==> flow/design.v <==
`timescale 1ns / 1ps
module change(
input clk,
input [9:0] n,
output reg[7:0]s1,
output reg[7:0]s2,
output reg[7:0]s3
    );
parameter zero = 8'b11000000;  
parameter one = 8'b11111001;   
parameter two = 8'b10100100;   
parameter three = 8'b10110000; 
parameter four = 8'b10011001;  
parameter five = 8'b10010010;  
parameter six = 8'b10000010;   
parameter seven = 8'b11111000; 
parameter eight = 8'b10000000; 
parameter nine = 8'b10010000;  
always@(posedge clk)begin
    case(n/100)
         0: s1<=zero;
         1: s1<=one;
         2: s1<=two;
         3: s1<=three;
         4: s1<=four;
         5: s1<=five;
         6: s1<=six;
         7: s1<=seven;
         8: s1<=eight;
         9: s1<=nine;
    endcase
    case((n-(n/100)*100)/10)
         0: s2<=zero;
         1: s2<=one;
         2: s2<=two;
         3: s2<=three;
         4: s2<=four;
         5: s2<=five;
         6: s2<=six;
         7: s2<=seven;
         8: s2<=eight;
         9: s2<=nine;
    endcase
    case(n-(n/100)*100-((n-(n/100)*100)/10)*10)
         0: s3<=zero;
         1: s3<=one;
         2: s3<=two;
         3: s3<=three;
         4: s3<=four;
         5: s3<=five;
         6: s3<=six;
         7: s3<=seven;
         8: s3<=eight;
         9: s3<=nine;
        endcase
end
endmodule
`timescale 1ns / 1ps
module turn(
input clk,rst,sw,
input [0:0]next,
input [3:0]n,  
output [9:0] num, 
output reg signed [31:0] n1,
output reg signed [31:0] n2,
output reg signed [31:0] n3,
output reg[7:0] show1,
output reg[7:0]show2,
output reg[7:0]show3
    );
reg [2:0]state,next_state;
parameter zero = 8'b11000000;  
parameter one = 8'b11111001;   
parameter two = 8'b10100100;   
parameter three = 8'b10110000; 
parameter four = 8'b10011001;  
parameter five = 8'b10010010;  
parameter six = 8'b10000010;   
parameter seven = 8'b11111000; 
parameter eight = 8'b10000000; 
parameter nine = 8'b10010000;  
parameter none=8'b11110111;
parameter start=3'b000;
parameter bai=3'b000;
parameter shi=3'b010;
parameter ge=3'b011;
reg [0:0]o;
reg flag1;
reg flag2;
reg e;
always@(posedge clk)
 if(n==12)e<=1'b1;
 else e<=1'b0;
wire [0:0]flag_out;
assign flag_out = (!flag2) && flag1;
always@(posedge clk)begin
	if(rst==1)begin
		flag1 <= 1'b0;
		flag2 <= 1'b0;
	end
	else begin
		flag1 <= e;
		flag2 <= flag1 ;
	end
end
always@(posedge clk)
    if(rst)begin   
        state<=bai;
    end
    else
    if(flag_out&&sw)
              state<=next_state;
always@(posedge clk)
    if(rst) next_state<=bai;
    else
    if(sw)
    case(state)
        bai:
            next_state<=shi;
        shi:
            next_state<=ge;
        ge:
            next_state<=bai;
    endcase
assign
 num=100*n1+10*n2+n3;
always@(posedge clk)
        if(rst)
        begin 
                n1<=0;
                n2<=0;
                n3<=0;
        end
        else if(sw)begin
        case(state)
                    bai:if(n<=9)n1<=n;
                    shi:if(n<=9)n2<=n;
                    ge:if(n<=9)n3<=n;
                endcase
        end       
always@(posedge clk)
    if(rst)
    begin    
        show1<=none;
        show2<=none;
        show3<=none;
    end
    else if(sw)
    begin
        case(n1)
            0: show1<=zero;
            1: show1<=one;
            2: show1<=two;
            3: show1<=three;
            4: show1<=four;
            5: show1<=five;
            6: show1<=six;
            7: show1<=seven;
            8: show1<=eight;
            9: show1<=nine;
        endcase
        case(n2)
            0: show2<=zero;
            1: show2<=one;
            2: show2<=two;
            3: show2<=three;
            4: show2<=four;
            5: show2<=five;
            6: show2<=six;
            7: show2<=seven;
            8: show2<=eight;
            9: show2<=nine;
        endcase
        case(n3)
            0: show3<=zero;
            1: show3<=one;
            2: show3<=two;
            3: show3<=three;
            4: show3<=four;
            5: show3<=five;
            6: show3<=six;
            7: show3<=seven;
            8: show3<=eight;
            9: show3<=nine;
               endcase
    end  
endmodule
`timescale 1ns / 1ps
module manager(
input clk,rst,rstk,sw,
input [0:0]next,
input [3:0]n,
input [2:0]mode,
input [9:0]moneyget,
input [9:0]timeget,
input swm,
input [0:0]nextt,
output reg[9:0]initial_money,
output reg [9:0]per_money,
output reg[9:0]num_of_park,
output reg[9:0]initial_vipmoney,
output reg [9:0]averagetime,
output reg[63:0]show
    );  
    reg nextti;
integer sumofcar;
reg [9:0]totaltime; 
reg [9:0]totalmoney;  
parameter set=3'b000;   
parameter ok=3'b001; 
parameter fail=3'b010;
parameter simoney=3'b011; 
parameter spmoney=3'b100; 
parameter snopark=3'b101;
parameter svmoney=3'b110;
parameter satime=3'b111;
parameter set_initial_money=3'b001;  
parameter set_per_money=3'b010;  
parameter set_initial_vipmoney=3'b011;  
parameter empty_park=3'b100;  
parameter set_park=3'b101;  
parameter show_money=3'b110;   
parameter zero = 8'b11000000;  
parameter one = 8'b11111001;   
parameter two = 8'b10100100;   
parameter three = 8'b10110000;
parameter four = 8'b10011001;  
parameter five = 8'b10010010;  
parameter six = 8'b10000010;   
parameter seven = 8'b11111000; 
parameter eight = 8'b10000000; 
parameter nine = 8'b10010000;  
parameter _A = 8'b10001000;    
parameter _B = 8'b10000011;    
parameter _C = 8'b11000110;    
parameter _D = 8'b10100001;    
parameter _E = 8'b10000110;    
parameter _F = 8'b10001110;    
parameter _G = 8'b11000010;    
parameter _H = 8'b10001001;    
parameter _I = 8'b11110000;    
parameter _J = 8'b11110001;    
parameter _K = 8'b10001010;    
parameter _L = 8'b11000111;    
parameter _M = 8'b11001000;    
parameter _N = 8'b10101011;    
parameter _O = 8'b10100011;    
parameter _P = 8'b10001100;    
parameter _Q = 8'b10011000;    
parameter _R = 8'b11001110;    
parameter _S = 8'b10110110;    
parameter _T = 8'b10000111;    
parameter _U = 8'b11000001;    
parameter _V = 8'b11100011;   
parameter _W = 8'b10000001;    
parameter _X = 8'b10011011;    
parameter _Y = 8'b10010001;    
parameter _Z = 8'b10100101;    
reg swt;
wire [9:0]num;
wire [3:0]n1t;
wire [3:0]n2t;
wire [3:0]n3t;
wire [7:0]show1t;
wire [7:0]show2t;
wire [7:0]show3t;
reg [2:0]state;
reg [2:0]next_state;
wire[7:0]im1;
wire[7:0]im2;
wire[7:0]im3;
wire[7:0]pm1;
wire[7:0]pm2;
wire[7:0]pm3;
wire[7:0]vim1;
wire[7:0]vim2;
wire[7:0]vim3;
wire[7:0]np1;
wire[7:0]np2;
wire[7:0]np3;
wire[7:0]at1;
wire[7:0]at2;
wire[7:0]at3;
turn t(.clk(clk),.rst(rstk),.sw(swt),.next(nextt),.n(n),.num(num),.n1(n1t),.n2(n2t),.n3(n3t),.show1(show1t),.show2(show2t),.show3(show3t));
change im(.clk(clk),.n(initial_money),.s1(im1),.s2(im2),.s3(im3));
change pm(.clk(clk),.n(per_money),.s1(pm1),.s2(pm2),.s3(pm3));
change vim(.clk(clk),.n(initial_vipmoney),.s1(vim1),.s2(vim2),.s3(vim3));
change np(.clk(clk),.n(num_of_park),.s1(np1),.s2(np2),.s3(np3));
change at(.clk(clk),.n(averagetime),.s1(at1),.s2(at2),.s3(at3));
reg e;
reg flag1;
reg flag2;
wire [0:0]flag_out;
always@(posedge clk)
 if(n==10)e<=1'b1;
 else e<=1'b0;
assign flag_out = (!flag2) && flag1;
always@(posedge clk)begin
	if(rst==1)begin
		flag1 <= 1'b0;
		flag2 <= 1'b0;
	end
	else begin
		flag1 <= e;
		flag2 <= flag1 ;
	end
end
reg flag11;
reg flag22;
wire [0:0]flag_out1;
assign flag_out1 = (!flag22) && flag11;
always@(posedge clk)begin
	if(rst==1)begin
		flag11 <= 1'b0;
		flag22 <= 1'b0;
	end
	else begin
		flag11 <= next;
		flag22 <= flag11 ;
	end
end
always@(posedge clk)    
      if(rst)
         begin
       if(mode==show_money)
            begin
               state<=simoney;
            end
            else begin 
              state<=set;
            end
       end
      else begin
         if(flag_out)begin
            state<=next_state;          
         end
      end
always@(posedge clk)
  if(rst)begin
  initial_money<=9;
          per_money<=5;        
          initial_vipmoney<=8;
          swt<=1'b1;
          num_of_park<=8;
          show<={8'b11111111,_M,_A,_N,_A,_G,_E,_R};    
end
  else 
  if(sw)begin    if(state==ok||state==fail)begin case(state)
   ok:
                                               show<={8'b11111111,_S,_U,_C,_C,_E,_S,_S};
                                           fail:
                                               show<={24'b11111111_11111111_11111111,_E,_R,_R,_O,_R};
                                               endcase
  end
  else if(sw)
                     case(mode)
                         set_initial_money:begin
                             show<={one,32'b11111111_11111111_11111111_11111111,show1t,show2t,show3t};
                             if(next&&num<20)
                             initial_money<=num;
                         end
                         set_per_money:begin
                             show<={two,32'b11111111_11111111_11111111_11111111,show1t,show2t,show3t}; 
                             if(next&&num<20)
                             per_money<=num;
                         end  
                         set_initial_vipmoney:begin
                             show<={three,32'b11111111_11111111_11111111_11111111,show1t,show2t,show3t}; 
                             if(next&&num<20)
                             initial_vipmoney<=num;
                         end
                         empty_park:
                             show<={four,16'b11111111_11111111,_E,_M,_P,_T,_Y}; 
                         set_park:begin
                             show<={five,32'b11111111_11111111_11111111_11111111,show1t,show2t,show3t};
                             if(next&&num<20)
                             num_of_park<=num;
                             end
                         show_money:
                               case(state)
                                          simoney:
                                              show<={one,one,one,16'b11111111_11111111,im1,im2,im3};
                                          spmoney:
                                              show<={two,two,two,16'b11111111_11111111,pm1,pm2,pm3}; 
                                          snopark:
                                              show<={three,three,three,16'b11111111_11111111,np1,np2,np3};
                                          svmoney:
                                              show<={four,four,four,16'b11111111_11111111,vim1,vim2,vim3};
                                          satime: 
                                              show<={seven,seven,seven,16'b11111111_11111111,at1,at2,at3};
                                          default:
                                          show<={one,one,one,16'b11111111_11111111,im1,im2,im3};
                                              endcase
                     endcase    
end
always@(posedge clk)      
    if(rst) next_state<=set;
    else
    begin
                   if(state==ok||state==fail)begin
                   next_state<=set;
                   end
                   else
                        case(mode)
                            set_initial_money:
                             if(num<20)
                                   next_state<=ok;
                                   else  next_state<=fail;
                            set_per_money:
                          if(num<20)
                                   next_state<=ok;
                              else  next_state<=fail;
                            set_initial_vipmoney:
                              if(num<20)
                                   next_state<=ok;
                                   else  next_state<=fail;
                            set_park:
                              if(num<20)
                                   next_state<=ok;
                                 else  next_state<=fail;
                            empty_park:
                                 next_state<=ok;
                            show_money:
                            case(state)
                            simoney:
                                 next_state<=spmoney;
                            spmoney:
                                 next_state<=snopark;
                            snopark:
                                 next_state<=svmoney;
                            svmoney:
                                 next_state<=satime;
                            default:
                                 next_state<= simoney;
                             endcase
                        endcase
                    end
always@(posedge clk)
  if(rst)begin
      totaltime<=0;
      totalmoney<=0;
      sumofcar<=0;
      averagetime<=0;
  end
  else if(swm)begin
      totaltime<=totaltime+timeget;
      totalmoney<=totalmoney+moneyget;
      sumofcar<=sumofcar+1;
      averagetime<=(sumofcar==0) ? 10'd0 : totaltime/sumofcar;
  end
endmodule
Step by step through the tools: manager

What the tools print for manager, step after step.
Line numbers count from 1 in the design file above.
Cell names lack the library's common part.
The mark n/a stands for no value.

Top: manager
Clock port: clk
Library: sky130hd
Timing corner: tt_025C_1v80

After elaboration

Source: Yosys, flattened and elaborated, memories not mapped. Widths are those after wreduce. Registers that Yosys merges into a memory's read port (data or address) are not register bits. Print and check cells do not count. Equal cells are merged and count once.

Order comparisons: 2
Multiplexer cells: 32
Reductions and logical operators: 58
$mul: 12
Equality and inequality tests: 180
Bitwise operators: 1
Divide/modulo/power cells: 11
Add/subtract/negate cells: 14

Operators with widths:

| kind                                                                    | count |
| 32-bit by 3-bit equality test with 1-bit output (second input constant) | 60 |
| 8-bit parallel mux with 10-bit select                                   | 18 |
| 10-bit by 7-bit divider with 32-bit output (second input constant)      | 5 |
| 32-bit by 2-bit equality test with 1-bit output (second input constant) | 30 |
| 32-bit by 4-bit equality test with 1-bit output (second input constant) | 30 |
| 32-bit by 5-bit multiplier with 30-bit output (second input constant)   | 5 |
| 32-bit by 4-bit divider with 32-bit output (second input constant)      | 5 |
| 32-bit logical NOT                                                      | 19 |
| 32-bit by 1-bit equality test with 1-bit output (second input constant) | 15 |
| 32-bit by 3-bit multiplier with 31-bit output (second input constant)   | 5 |
| 64-bit parallel mux with 6-bit select                                   | 1 |
| 10-bit by 32-bit divider with 32-bit output                             | 1 |
| 63-bit parallel mux with 4-bit select                                   | 1 |
| 10-bit nonzero test                                                     | 18 |
| 10-bit by 32-bit subtractor with 32-bit output                          | 5 |
| 32-bit subtractor                                                       | 5 |
| 64-bit parallel mux with 2-bit select                                   | 1 |
| 64-bit 2-to-1 mux                                                       | 1 |
| 4-bit by 3-bit equality test with 1-bit output (second input constant)  | 12 |
| 32-bit by 2-bit adder with 32-bit output (second input constant)        | 1 |
| 4-bit equality test (second input constant)                             | 8 |
| 5-bit by 4-bit multiplier with 8-bit output (first input constant)      | 1 |
| 4-bit by 2-bit equality test with 1-bit output (second input constant)  | 6 |
| 3-bit equality test (second input constant)                             | 7 |
| 3-bit by 4-bit multiplier with 7-bit output (first input constant)      | 1 |
| 10-bit adder                                                            | 2 |
| 3-bit by 2-bit equality test with 1-bit output (second input constant)  | 6 |
| 3-bit parallel mux with 3-bit select                                    | 2 |

Other operator kinds: 25; their cells: 39.

Register bits after elaboration: 330
Output and inout bits: 114
Word-level cells: 349

Longest topological paths

Longest topological path by Yosys (ltp), each cell counted once; first at word level (registers and memories cut), then after technology mapping (sequential cells cut; the memories' decode and read muxes count).

Word-level depth: 8
ABC_AREA: 1
Gate-level depth with buffers: 529
Mapped depth without buffers: 510

Synthesis result

Yosys stat after the flow's synthesis: flattened, memories mapped to cells. It holds for the ABC_AREA given above (unset counts as 0); a run with the other value may have another netlist.

Cells by type:

| cell     | count |
| ha_1     | 1,136 |
| nand2_1  | 2,463 |
| inv_1    | 1,435 |
| a21oi_1  | 977 |
| dfxtp_1  | 185 |
| xor2_1   | 399 |
| edfxtp_1 | 108 |
| nand3_1  | 644 |
| o21ai_0  | 560 |
| xnor2_1  | 280 |
| nor2_1   | 642 |
| nand4_1  | 126 |
| nand2_4  | 67 |
| nand2_2  | 120 |
| nor3_1   | 136 |
| or2_2    | 106 |
| o21bai_1 | 80 |
| fa_1     | 21 |

Other cell types: 71; their cells: 918.

Cell count: 10,403
Buffers: 161
Area of sequential cells: 6,946.7 um^2
Flip-flops: 293
Mapped area: 66,218.5 um^2

Worst setup path after synthesis

Source: OpenSTA report_checks on the synthesized netlist (no wires, ideal clock, input and output delay 20% of the period each), path of least setup slack; recovery checks are left aside. Register names are those of the netlist, which keeps one name where synthesis merged equal registers.

Kind: flip-flop to flip-flop
Start: register sumofcar[7]
End: register averagetime[0]
Data arrival time: 65,742 ps
Period: 120,000 ps
Library setup time: 70 ps
Stages: 494
Delay of the path: 65,812 ps
Path slack: 54,188 ps
Data required time: 119,930 ps
Path buffers: 36
Synthesis period reached: 65,812 ps

"delay of the path" is the arrival time less input delay plus setup time.
"stages" counts driving pins, that of a launching flip-flop among them; a cell with two outputs on the path counts twice.
"synthesis period reached" is the clock period less the worst setup slack; recovery checks do not enter. This is arithmetic on one report: input and output delays are still those of the set period (20% each).
The rows between start and end are the longest chain of elaborated cells between them; the timing report does not say that the signal goes this way. Where chains are equally long, one stands for them.
A line is the first line of the expression or statement that the cell stems from. Yosys adds cells for indexed reads and writes and turns some case tables into memories.

Cell sequence: dfxtp_1 -> clkinv_1 -> nand2_1 -> nor2_1 -> nand2_1 -> nor2_1 -> nand2_1 -> nand2_1 -> nand2_1 -> inv_1 -> ha_1 -> inv_1 -> nor4_1 -> nand4_1 -> nand2_1 -> mux2i_1 -> ha_1 -> nand2_1 -> [458 not listed] -> a21oi_1 -> clkinv_1 -> clkbuf_1 -> nand2_1 -> o21ai_0 -> ha_1 -> nand2_1 -> o21ai_0 -> a21oi_1 -> o21bai_1 -> a21o_1 -> a21oi_1 -> o221a_2 -> o221ai_1 -> nand4_1 -> a2111oi_0 -> o21ai_0 -> a21oi_1
Length of the longest elaborated chain: 2
Elaborated cells on any way between the ends: 3
Classes of those cells: 1 x div; 1 x mux; 1 x reduce/logical

Ends and longest elaborated chain, after synthesis:

| element                                     | line | text |
| start: declaration                          | 206  | `integer sumofcar;` |
| start: assignment                           | 442  | `sumofcar<=0;` |
| start: assignment                           | 448  | `sumofcar<=sumofcar+1;` |
| 10-bit by 32-bit divider with 32-bit output | 449  | `averagetime<=(sumofcar==0) ? 10'd0 : totaltime/sumofcar;` |
| 10-bit 2-to-1 mux                           | 449  |  |
| end: assignment                             | 443  | `averagetime<=0;` |
| end: assignment                             | 449  |  |
| end: declaration                            | 202  | `output reg [9:0]averagetime,` |

Timing after layout

Path of least setup slack in the final report of stored run 3 (OpenROAD, finished layout, wires in). Where an end is a register, its clock arrival counts in the times.
The report prints the path's times to 10 ps; the period is as set.

Kind: flip-flop to flip-flop
Start: register sumofcar[14]
End: register averagetime[0]
Stages: 478
Data arrival time: 91,820 ps
Data required time: 120,510 ps
Period: 120,000 ps
Library setup time: 70 ps
Path slack: 28,690 ps
Path buffers: 9

The rows between start and end are the longest chain of elaborated cells between them; the timing report does not say that the signal goes this way. Where chains are equally long, one stands for them.

Cell sequence: dfxtp_1 -> nor2_1 -> nand2_2 -> nor2_2 -> inv_1 -> nor2_1 -> nand2_1 -> nand2_1 -> nand2_1 -> inv_1 -> ha_1 -> inv_1 -> nor4_1 -> nand4_1 -> a21oi_2 -> ha_1 -> nand2_1 -> nand2_1 -> [442 not listed] -> nand2_1 -> a21oi_4 -> clkinv_1 -> nand2_1 -> o21ai_0 -> ha_1 -> nand2_1 -> o21ai_0 -> a21oi_1 -> o21bai_1 -> a21o_1 -> a21oi_1 -> o221a_2 -> o221ai_1 -> nand4_1 -> a2111oi_0 -> o21ai_0 -> a21oi_1
Length of the longest elaborated chain: 2
Elaborated cells on any way between the ends: 3
Classes of those cells: 1 x div; 1 x mux; 1 x reduce/logical

Ends and longest elaborated chain, after layout:

| element                                     | line | text |
| start: declaration                          | 206  | `integer sumofcar;` |
| start: assignment                           | 442  | `sumofcar<=0;` |
| start: assignment                           | 448  | `sumofcar<=sumofcar+1;` |
| 10-bit by 32-bit divider with 32-bit output | 449  | `averagetime<=(sumofcar==0) ? 10'd0 : totaltime/sumofcar;` |
| 10-bit 2-to-1 mux                           | 449  |  |
| end: assignment                             | 443  | `averagetime<=0;` |
| end: assignment                             | 449  |  |
| end: declaration                            | 202  | `output reg [9:0]averagetime,` |

Settings and measured results of 3 stored flow runs for module manager (sky130hd), not sorted in any way. The constraints put input and output delay at 20% of the set period each and load the outputs with 0.01 pF.
"period achieved" means the clock period less the worst setup slack. The figure is calculated, with input and output delays left at 20% of the set period.
"worst path time": the worst setup path's part of the clock period (all of it between registers, 20% less for each end at a port) less its slack. A launch clock that arrives late makes it longer, a capture clock that arrives late makes it shorter.
"worst path time" is known to 10 ps.
Settings: -- = not set for that run.
Results: -- = not shown.

| name                                   | stored run 1 | stored run 2 | stored run 3           |
| ABC_AREA                               | 1            | 1            | 1                      |
| CAP_MARGIN                             | 5            | 20           | 20                     |
| CELL_PAD_IN_SITES_DETAIL_PLACEMENT     | 2            | 2            | 2                      |
| CELL_PAD_IN_SITES_GLOBAL_PLACEMENT     | 1            | --           | 1                      |
| CORE_ASPECT_RATIO                      | 0.6          | 0.6          | 0.6                    |
| CORE_MARGIN                            | 3            | 3            | 3                      |
| HOLD_SLACK_MARGIN                      | 0.3          | 0.09         | 0.3                    |
| MAX_ROUTING_LAYER                      | met4         | --           | --                     |
| PLACE_DENSITY_LB_ADDON                 | 0.2          | --           | --                     |
| SLEW_MARGIN                            | 35           | 35           | 35                     |
| TNS_END_PERCENT                        | 50           | 40           | 50                     |
| period_ns                              | 120.0        | 120.0        | 120.0                  |
| CORE_UTILIZATION                       | 40           | 40           | 40                     |
| Yosys chip area after synthesis (um^2) | --           | --           | 66,218.5               |
| full die area (um^2)                   | --           | --           | 170,625.0              |
| standard-cell area after layout (um^2) | --           | --           | 71,692.5               |
| final design utilization (%)           | --           | --           | 44.1                   |
| setup slack of the critical path (ps)  | --           | --           | 28,692                 |
| total negative slack (ps)              | --           | --           | 0                      |
| post-route worst hold slack (ps)       | --           | --           | 402                    |
| period achieved (ps)                   | --           | --           | 91,308                 |
| worst path time (ps)                   | --           | --           | 91,310                 |
| critical path kind                     | --           | --           | flip-flop to flip-flop |

Stored run 1: not finished: placement ended with error DPL-0033
Stored run 2: not finished: placement ended with error DPL-0033
